==> flow/design.v <==
module sdram_controller (
    wr_addr,
    wr_data,
    wr_enable,
    rd_addr,
    rd_data,
    rd_ready,
    rd_enable,
    busy, rst_n, clk,
    addr, bank_addr, data_in, data_out, data_oe, clock_enable, cs_n, ras_n, cas_n, we_n,
    data_mask_low, data_mask_high
);
parameter ROW_WIDTH = 13;
parameter COL_WIDTH = 9;
parameter BANK_WIDTH = 2;
parameter SDRADDR_WIDTH = ROW_WIDTH > COL_WIDTH ? ROW_WIDTH : COL_WIDTH;
parameter HADDR_WIDTH = BANK_WIDTH + ROW_WIDTH + COL_WIDTH;
parameter CLK_FREQUENCY = 133;   
parameter REFRESH_TIME =  32;    
parameter REFRESH_COUNT = 8192;  
localparam CYCLES_BETWEEN_REFRESH = ( CLK_FREQUENCY
                                      * 1_000
                                      * REFRESH_TIME
                                    ) / REFRESH_COUNT;
localparam IDLE      = 5'b00000;
localparam INIT_NOP1 = 5'b01000,
           INIT_PRE1 = 5'b01001,
           INIT_NOP1_1=5'b00101,
           INIT_REF1 = 5'b01010,
           INIT_NOP2 = 5'b01011,
           INIT_REF2 = 5'b01100,
           INIT_NOP3 = 5'b01101,
           INIT_LOAD = 5'b01110,
           INIT_NOP4 = 5'b01111;
localparam REF_PRE  =  5'b00001,
           REF_NOP1 =  5'b00010,
           REF_REF  =  5'b00011,
           REF_NOP2 =  5'b00100;
localparam READ_ACT  = 5'b10000,
           READ_NOP1 = 5'b10001,
           READ_CAS  = 5'b10010,
           READ_NOP2 = 5'b10011,
           READ_READ = 5'b10100;
localparam WRIT_ACT  = 5'b11000,
           WRIT_NOP1 = 5'b11001,
           WRIT_CAS  = 5'b11010,
           WRIT_NOP2 = 5'b11011;
localparam CMD_PALL = 8'b10010001,
           CMD_REF  = 8'b10001000,
           CMD_NOP  = 8'b10111000,
           CMD_MRS  = 8'b10000000,
           CMD_BACT = 8'b10011000,
           CMD_READ = 8'b10101001,
           CMD_WRIT = 8'b10100001;
input  [HADDR_WIDTH-1:0]   wr_addr;
input  [15:0]              wr_data;
input                      wr_enable;
input  [HADDR_WIDTH-1:0]   rd_addr;
output [15:0]              rd_data;
input                      rd_enable;
output                     rd_ready;
output                     busy;
input                      rst_n;
input                      clk;
output [SDRADDR_WIDTH-1:0] addr;
output [BANK_WIDTH-1:0]    bank_addr;
input  [15:0]              data_in;
output [15:0]              data_out;
output                     data_oe;
output                     clock_enable;
output                     cs_n;
output                     ras_n;
output                     cas_n;
output                     we_n;
output                     data_mask_low;
output                     data_mask_high;
reg  [HADDR_WIDTH-1:0]   haddr_r;
reg  [15:0]              wr_data_r;
reg  [15:0]              rd_data_r;
reg                      busy;
reg                      data_mask_low_r;
reg                      data_mask_high_r;
reg [SDRADDR_WIDTH-1:0]  addr_r;
reg [BANK_WIDTH-1:0]     bank_addr_r;
reg                      rd_ready_r;
wire                     data_mask_low, data_mask_high;
assign data_mask_high = data_mask_high_r;
assign data_mask_low  = data_mask_low_r;
assign rd_data        = rd_data_r;
reg [3:0] state_cnt;
reg [9:0] refresh_cnt;
reg [7:0] command;
reg [4:0] state;
reg [7:0] command_nxt;
reg [3:0] state_cnt_nxt;
reg [4:0] next;
assign {clock_enable, cs_n, ras_n, cas_n, we_n} = command[7:3];
assign bank_addr      = (state[4]) ? bank_addr_r : command[2:1];
assign addr           = (state[4] | state == INIT_LOAD) ? addr_r : { {SDRADDR_WIDTH-11{1'b0}}, command[0], 10'd0 };
assign data_out = wr_data_r;
assign data_oe  = (state == WRIT_CAS);
assign rd_ready = rd_ready_r;
always @ (posedge clk)
  if (~rst_n)
    begin
    state <= INIT_NOP1;
    command <= CMD_NOP;
    state_cnt <= 4'hf;
    haddr_r <= {HADDR_WIDTH{1'b0}};
    wr_data_r <= 16'b0;
    rd_data_r <= 16'b0;
    busy <= 1'b0;
    end
  else
    begin
    state <= next;
    command <= command_nxt;
    if (!state_cnt)
      state_cnt <= state_cnt_nxt;
    else
      state_cnt <= state_cnt - 1'b1;
    if (wr_enable)
      wr_data_r <= wr_data;
    if (state == READ_READ)
      begin
      rd_data_r <= data_in;
      rd_ready_r <= 1'b1;
      end
    else
      rd_ready_r <= 1'b0;
    busy <= state[4];
    if (rd_enable)
      haddr_r <= rd_addr;
    else if (wr_enable)
      haddr_r <= wr_addr;
    end
always @ (posedge clk)
 if (~rst_n)
   refresh_cnt <= 10'b0;
 else
   if (state == REF_NOP2)
     refresh_cnt <= 10'b0;
   else
     refresh_cnt <= refresh_cnt + 1'b1;
always @*
begin
    if (state[4])
      {data_mask_low_r, data_mask_high_r} = 2'b00;
    else
      {data_mask_low_r, data_mask_high_r} = 2'b11;
   bank_addr_r = 2'b00;
   addr_r = {SDRADDR_WIDTH{1'b0}};
   if (state == READ_ACT | state == WRIT_ACT)
     begin
     bank_addr_r = haddr_r[HADDR_WIDTH-1:HADDR_WIDTH-(BANK_WIDTH)];
     addr_r = haddr_r[HADDR_WIDTH-(BANK_WIDTH+1):HADDR_WIDTH-(BANK_WIDTH+ROW_WIDTH)];
     end
   else if (state == READ_CAS | state == WRIT_CAS)
     begin
     bank_addr_r = haddr_r[HADDR_WIDTH-1:HADDR_WIDTH-(BANK_WIDTH)];
     addr_r = {
               {SDRADDR_WIDTH-(11){1'b0}},
               1'b1,                        
               {10-COL_WIDTH{1'b0}},
               haddr_r[COL_WIDTH-1:0]
              };
     end
   else if (state == INIT_LOAD)
     begin
     addr_r = {{SDRADDR_WIDTH-10{1'b0}}, 10'b1000110000};
     end
end
always @*
begin
   state_cnt_nxt = 4'd0;
   command_nxt = CMD_NOP;
   if (state == IDLE)
        if (refresh_cnt >= CYCLES_BETWEEN_REFRESH)
          begin
          next = REF_PRE;
          command_nxt = CMD_PALL;
          end
        else if (rd_enable)
          begin
          next = READ_ACT;
          command_nxt = CMD_BACT;
          end
        else if (wr_enable)
          begin
          next = WRIT_ACT;
          command_nxt = CMD_BACT;
          end
        else
          begin
          next = IDLE;
          end
    else
      if (!state_cnt)
        case (state)
          INIT_NOP1:
            begin
            next = INIT_PRE1;
            command_nxt = CMD_PALL;
            end
          INIT_PRE1:
            begin
            next = INIT_NOP1_1;
            end
          INIT_NOP1_1:
            begin
            next = INIT_REF1;
            command_nxt = CMD_REF;
            end
          INIT_REF1:
            begin
            next = INIT_NOP2;
            state_cnt_nxt = 4'd7;
            end
          INIT_NOP2:
            begin
            next = INIT_REF2;
            command_nxt = CMD_REF;
            end
          INIT_REF2:
            begin
            next = INIT_NOP3;
            state_cnt_nxt = 4'd7;
            end
          INIT_NOP3:
            begin
            next = INIT_LOAD;
            command_nxt = CMD_MRS;
            end
          INIT_LOAD:
            begin
            next = INIT_NOP4;
            state_cnt_nxt = 4'd1;
            end
          REF_PRE:
            begin
            next = REF_NOP1;
            end
          REF_NOP1:
            begin
            next = REF_REF;
            command_nxt = CMD_REF;
            end
          REF_REF:
            begin
            next = REF_NOP2;
            state_cnt_nxt = 4'd7;
            end
          WRIT_ACT:
            begin
            next = WRIT_NOP1;
            state_cnt_nxt = 4'd1;
            end
          WRIT_NOP1:
            begin
            next = WRIT_CAS;
            command_nxt = CMD_WRIT;
            end
          WRIT_CAS:
            begin
            next = WRIT_NOP2;
            state_cnt_nxt = 4'd1;
            end
          READ_ACT:
            begin
            next = READ_NOP1;
            state_cnt_nxt = 4'd1;
            end
          READ_NOP1:
            begin
            next = READ_CAS;
            command_nxt = CMD_READ;
            end
          READ_CAS:
            begin
            next = READ_NOP2;
            state_cnt_nxt = 4'd1;
            end
          READ_NOP2:
            begin
            next = READ_READ;
            end
          default:
            begin
            next = IDLE;
            end
          endcase
      else
        begin
        next = state;
        command_nxt = command;
        end
end
endmodule
# From RTL to reports: sdram_controller
# Each step is given for the RTL above and for the edited RTL.
# "before" refers to lines of the RTL above, "after" to lines of the edited file.
# "change": "after" minus "before" as printed here. "rel_change_pct": 100 x difference / "before".
# Operators carry their Yosys type and port widths (W data, S select, Z words).
setup:
  top: "sdram_controller"
  clk_port: "clk"
  cell_library: "sky130hd"
  corner: "tt_025C_1v80"

# The edit
# The edit as a unified diff against the file above.
# This change comes from a script, not from a designer. The edited design behaves differently; no optimisation was intended.
# begin of diff
@@ -8,5 +8,5 @@
     rd_enable,
     busy, rst_n, clk,
-    addr, bank_addr, data_in, data_out, data_oe, clock_enable, cs_n, ras_n, cas_n, we_n,
+    addr_o, bank_addr, data_in, data_out, data_oe, clock_enable, cs_n, ras_n, cas_n, we_n,
     data_mask_low, data_mask_high
 );
@@ -63,5 +63,5 @@
 input                      rst_n;
 input                      clk;
-output [SDRADDR_WIDTH-1:0] addr;
+output [SDRADDR_WIDTH-1:0] addr_o;
 output [BANK_WIDTH-1:0]    bank_addr;
 input  [15:0]              data_in;
@@ -75,4 +75,8 @@
 output                     data_mask_low;
 output                     data_mask_high;
+wire [SDRADDR_WIDTH-1:0] addr;
+reg [SDRADDR_WIDTH-1:0] addr_d1;
+always @(posedge clk) addr_d1 <= addr;
+assign addr_o = addr_d1;
 reg  [HADDR_WIDTH-1:0]   haddr_r;
 reg  [15:0]              wr_data_r;
# end of diff

# Word level
# Yosys after proc, flatten, opt, wreduce and memory -nomap, before mapping. Print and check cells are not counted. Equal cells are merged and count once.
# Yosys's memory passes give these memory sizes; they may raise the number of words (mostly to a power of two), join words into wider ones and drop unused or constant bits.
word_totals:
  columns: ["item", "before", "after", "change", "rel_change_pct"]
  rows:
  - ["reg_bits", 85, 98, 13, 15.29]
  - ["latchBits", 0, 0, 0, null]
  - ["ram_bits", 0, 0, 0, null]
  - ["mem_bits_ro", 384, 384, 0, 0.00]
  - ["clocked_rd_ports_x_width", 12, 12, 0, 0.00]
  - ["mem_count", 1, 1, 0, 0.00]
  - ["elab_cells", 54, 56, 2, 3.70]
classes:
  columns: ["item", "before", "after", "change", "rel_change_pct"]
  rows:
  - ["n_addsub", 2, 2, 0, 0.00]
  - ["mul", 0, 0, 0, null]
  - ["div_mod_pow", 0, 0, 0, null]
  - ["cmp", 1, 1, 0, 0.00]
  - ["n_eq", 7, 7, 0, 0.00]
  - ["n_shift", 0, 0, 0, null]
  - ["muxes", 25, 25, 0, 0.00]
  - ["n_logic", 4, 4, 0, 0.00]
  - ["reduce_and_logical", 5, 5, 0, 0.00]
memory_table:
  columns: ["item", "before", "after"]
  rows:
  - ["mem_shapes", "32 x 12 bit 1R0W", "32 x 12 bit 1R0W"]
ops:
  columns: ["cell", "before", "after", "change", "rel_change_pct"]
  rows:
  - ["$mux W13", 2, 1, -1, -50.00]
  - ["$mux W11", 1, 2, 1, 100.00]
  - ["$mux W5", 7, 7, 0, 0.00]
  - ["$eq A5 B5 Y1 const B", 5, 5, 0, 0.00]
  - ["$mux W2", 4, 4, 0, 0.00]
  - ["$mux W6", 3, 3, 0, 0.00]
  - ["$or A1 B1 Y1", 3, 3, 0, 0.00]
  - ["$mux W24", 2, 2, 0, 0.00]
  - ["$mux W4", 2, 2, 0, 0.00]
  - ["$mux W8", 2, 2, 0, 0.00]
  - ["$reduce_bool A2 Y1", 2, 2, 0, 0.00]
  - ["$add A10 B1 Y10 const B", 1, 1, 0, 0.00]
  - ["$eq A5 B3 Y1 const B", 1, 1, 0, 0.00]
  - ["$eq A5 B4 Y1 const B", 1, 1, 0, 0.00]
  - ["$ge A10 B10 Y1 const B", 1, 1, 0, 0.00]
  - ["$logic_not A4 Y1", 1, 1, 0, 0.00]
  - ["$logic_not A5 Y1", 1, 1, 0, 0.00]
  - ["$mux W1", 1, 1, 0, 0.00]
  - ["$mux W10", 1, 1, 0, 0.00]
  - ["$not A1 Y1", 1, 1, 0, 0.00]
  - ["$reduce_or A2 Y1", 1, 1, 0, 0.00]
  - ["$sub A4 B1 Y4 const B", 1, 1, 0, 0.00]

# Depth
# Depth = most cells in a row (Yosys ltp): at word level without a register or memory, in the mapped netlist without a sequential cell, where the memories' decode and read muxes count.
logic_depth:
  columns: ["item", "before", "after", "change", "rel_change_pct"]
  rows:
  - ["word_depth", 6, 6, 0, 0.00]
  - ["ABC_AREA", "0", "0", null, null]
  - ["depth_mapped", 11, 11, 0, 0.00]

# After synthesis
# The flow's flattened synthesis, as Yosys stat reports it; memories are mapped. The netlist is that of the ABC_AREA named above (0 if unset); the other value can give another one.
synth_totals:
  columns: ["item", "before", "after", "change", "rel_change_pct"]
  rows:
  - ["cell_count", 494, 508, 14, 2.83]
  - ["synth_area_um2", 4209.0, 4438.0, 229.0, 5.44]
  - ["seq_area_um2", 1851.8, 2112.0, 260.2, 14.05]
  - ["ff_cells", 92, 105, 13, 14.13]
  - ["buf_cells", 32, 32, 0, 0.00]
by_type:
  columns: ["cell_type", "before", "after", "change", "rel_change_pct"]
  rows:
  - ["sky130_fd_sc_hd__dfxtp_1", 91, 104, 13, 14.29]
  - ["sky130_fd_sc_hd__clkbuf_1", 18, 26, 8, 44.44]
  - ["sky130_fd_sc_hd__a21oi_1", 48, 54, 6, 12.50]
  - ["sky130_fd_sc_hd__nand2_1", 53, 58, 5, 9.43]
  - ["sky130_fd_sc_hd__o211ai_1", 1, 6, 5, 500.00]
  - ["sky130_fd_sc_hd__nand3_1", 15, 11, -4, -26.67]
  - ["sky130_fd_sc_hd__and3_1", 12, 8, -4, -33.33]
  - ["sky130_fd_sc_hd__inv_1", 10, 6, -4, -40.00]
  - ["sky130_fd_sc_hd__buf_1", 5, 1, -4, -80.00]
  - ["sky130_fd_sc_hd__a311o_1", 4, 0, -4, -100.00]
  - ["sky130_fd_sc_hd__o21ai_1", 0, 4, 4, null]
  - ["sky130_fd_sc_hd__mux2i_1", 53, 50, -3, -5.66]
  - ["sky130_fd_sc_hd__xnor2_1", 5, 2, -3, -60.00]
  - ["sky130_fd_sc_hd__o31ai_1", 3, 0, -3, -100.00]
  - ["sky130_fd_sc_hd__nand4_1", 2, 5, 3, 150.00]
  - ["sky130_fd_sc_hd__buf_2", 4, 2, -2, -50.00]
  - ["sky130_fd_sc_hd__xor2_1", 3, 5, 2, 66.67]
  - ["sky130_fd_sc_hd__o21ai_2", 2, 0, -2, -100.00]
# The list need not be complete.

# Worst setup path after synthesis
# Path of least setup slack by OpenSTA after synthesis, without wires, with an ideal clock, recovery checks aside; 20% of the period is set as input and as output delay. Where synthesis merged equal registers, the netlist keeps one of their names.
synth_path:
  columns: ["item", "before", "after", "change", "rel_change_pct"]
  rows:
  - ["kind", "input to register", "input to register", null, null]
  - ["start", "input rst_n", "input rst_n", null, null]
  - ["end", "register (no name shown)", "register (no name shown)", null, null]
  - ["tclk_ns", 7.5, 7.5, 0.0, 0.00]
  - ["input_delay_ns", 1.500, 1.500, 0.000, 0.00]
  - ["t_arrival_ns", 3.280, 3.231, -0.049, -1.49]
  - ["setup_slack_ns", 4.104, 4.147, 0.043, null]
  - ["path_delay_ns", 1.896, 1.853, -0.043, -2.27]
  - ["stages", 8, 8, 0, 0.00]
  - ["synth_period_reached_ns", 3.396, 3.353, -0.043, -1.27]
# "path_delay_ns" is the arrival time less input delay plus setup time.
# "stages" counts driving pins, that of a launching flip-flop among them; a cell with two outputs on the path counts twice.
# "synth_period_reached_ns" is the clock period less the worst setup slack; recovery checks do not enter. This is arithmetic on one report: input and output delays are still those of the set period (20% each).
synth_via_before:
  cell_sequence: "sky130_fd_sc_hd__clkbuf_1 -> sky130_fd_sc_hd__inv_2 -> sky130_fd_sc_hd__nor3_1 -> sky130_fd_sc_hd__inv_1 -> sky130_fd_sc_hd__ha_1 -> sky130_fd_sc_hd__nor2b_1 -> sky130_fd_sc_hd__or3_1 -> sky130_fd_sc_hd__and3_1"
synth_rtl_before:
  columns: ["item", "line_no", "rtl"]
  rows:
  - ["start: declaration", 63, "input                      rst_n;"]
# before: Chain of elaborated cells between the ends: none given.
synth_via_after:
  cell_sequence: "sky130_fd_sc_hd__clkbuf_1 -> sky130_fd_sc_hd__clkbuf_1 -> sky130_fd_sc_hd__nand2_1 -> sky130_fd_sc_hd__a21oi_1 -> sky130_fd_sc_hd__inv_1 -> sky130_fd_sc_hd__ha_1 -> sky130_fd_sc_hd__o311ai_1 -> sky130_fd_sc_hd__a221o_1"
synth_rtl_after:
  columns: ["item", "line_no", "rtl"]
  rows:
  - ["start: declaration", 63, "input                      rst_n;"]
# after: Chain of elaborated cells between the ends: none given.

# Timing after layout
# From the final timing report of each run of pair A: the path of least setup slack in the routed layout; clock arrival at registers is part of the times.
layout_path:
  columns: ["item", "before", "after", "change", "rel_change_pct"]
  rows:
  - ["kind", "register to output", "register to output", null, null]
  - ["start", "register state[4]", "register state[4]", null, null]
  - ["end", "output addr[4]", "output data_oe", null, null]
  - ["tclk_ns", 4.09, 4.09, 0.00, 0.00]
  - ["output_delay_ns", 0.82, 0.82, 0.00, 0.00]
  - ["t_arrival_ns", 2.45, 2.44, -0.01, -0.41]
  - ["setup_slack_ns", 0.82, 0.83, 0.01, null]
  - ["stages", 6, 5, -1, -16.67]
# Between the ends stands the longest chain of elaborated cells between them, by number of cells; it is not shown to be the way that was timed. Of several equally long chains one is given.
# Each line given opens the expression or statement behind the cell; cells for indexed reads and writes are added by Yosys, which also makes memories of some case tables.
layout_via_before:
  cell_sequence: "sky130_fd_sc_hd__dfxtp_1 -> sky130_fd_sc_hd__inv_1 -> sky130_fd_sc_hd__nor3_1 -> sky130_fd_sc_hd__nor2_1 -> sky130_fd_sc_hd__a21oi_1 -> sky130_fd_sc_hd__clkdlybuf4s50_1"
  elab_chain_len: 5
  cells_between: 12
layout_rtl_before:
  columns: ["item", "line_no", "rtl"]
  rows:
  - ["start: declaration", 93, "reg [4:0] state;"]
  - ["start: assignment", 106, "state <= INIT_NOP1;"]
  - ["start: assignment", 116, "state <= next;"]
  - ["$eq A5 B4 Y1", 168, "else if (state == INIT_LOAD)"]
  - ["$mux W10", 168, null]
  - ["$mux W11", 158, "else if (state == READ_CAS | state == WRIT_CAS)"]
  - ["$mux W13", 153, "if (state == READ_ACT | state == WRIT_ACT)"]
  - ["$mux W13", 99, "assign addr           = (state[4] | state == INIT_LOAD) ? addr_r : { {SDRADDR_WIDTH-11{1'b0}}, command[0], 10' ..."]
  - ["end: declaration", 65, "output [SDRADDR_WIDTH-1:0] addr;"]
layout_via_after:
  cell_sequence: "sky130_fd_sc_hd__dfxtp_1 -> sky130_fd_sc_hd__clkinv_1 -> sky130_fd_sc_hd__nor3_1 -> sky130_fd_sc_hd__and3_1 -> sky130_fd_sc_hd__clkdlybuf4s50_1"
  elab_chain_len: 1
  cells_between: 1
layout_rtl_after:
  columns: ["item", "line_no", "rtl"]
  rows:
  - ["start: declaration", 97, "reg [4:0] state;"]
  - ["start: assignment", 110, "state <= INIT_NOP1;"]
  - ["start: assignment", 120, "state <= next;"]
  - ["$eq A5 B5 Y1", 105, "assign data_oe  = (state == WRIT_CAS);"]
  - ["end: declaration", 69, "output                     data_oe;"]

# Measured runs
# Both versions went through the flow (Yosys, OpenROAD) with the same settings in each pair. Constraints: input delay and output delay 20% of the set period each, output load 0.01 pF.
settings_pair_A:
  CORE_UTILIZATION: 40
  PLACE_DENSITY: 0.6
  period_ns: 4.09
  CAP_MARGIN: 20
  CORE_MARGIN: 2
  SLEW_MARGIN: 20
results_pair_A:
  columns: ["item", "before", "after", "change", "rel_change_pct"]
  rows:
  - ["post_synth_area_um2", 4209.0, 4438.0, 229.0, 5.44]
  - ["dieArea_um2", 11359.3, 11953.0, 593.7, 5.23]
  - ["layout_stdcell_area_um2", 5883.1, 6102.1, 219.0, 3.72]
  - ["worst_setup_slack_ns", 0.818, 0.828, 0.010, null]
  - ["setupTns_ns", 0.000, 0.000, 0.000, null]
  - ["holdWs_ns", 0.453, 0.444, -0.009, null]
  - ["totalPower_w", 0.001832, 0.001945, 0.000113, 6.17]
  - ["achievedPeriod_ns", 3.272, 3.262, -0.010, -0.31]
settings_pair_B:
  CAP_MARGIN: 5
  CORE_MARGIN: 8
  CORE_UTILIZATION: 46
  CTS_CLUSTER_DIAMETER: 121
  GPL_TIMING_DRIVEN: 1
  MAX_ROUTING_LAYER: "met5"
  PLACE_DENSITY_LB_ADDON: 0.29
  SETUP_SLACK_MARGIN: 0.27
  period_ns: 5.52
  SLEW_MARGIN: 20
results_pair_B:
  columns: ["item", "before", "after", "change", "rel_change_pct"]
  rows:
  - ["post_synth_area_um2", 4209.0, 4438.0, 229.0, 5.44]
  - ["dieArea_um2", 12466.8, 13047.4, 580.6, 4.66]
  - ["layout_stdcell_area_um2", 5800.6, 6032.0, 231.4, 3.99]
  - ["worst_setup_slack_ns", 1.839, 1.839, 0.000, null]
  - ["setupTns_ns", 0.000, 0.000, 0.000, null]
  - ["holdWs_ns", 0.463, 0.453, -0.010, null]
  - ["totalPower_w", 0.001283, 0.001379, 0.000096, 7.48]
  - ["achievedPeriod_ns", 3.681, 3.681, 0.000, 0.00]
# By "achievedPeriod_ns" is meant the clock period of the run minus its worst setup slack. This is arithmetic on one report: input and output delays are still those of the set period (20% each).
# "totalPower_w": no workload was simulated; the value follows from the tool's default switching activity.
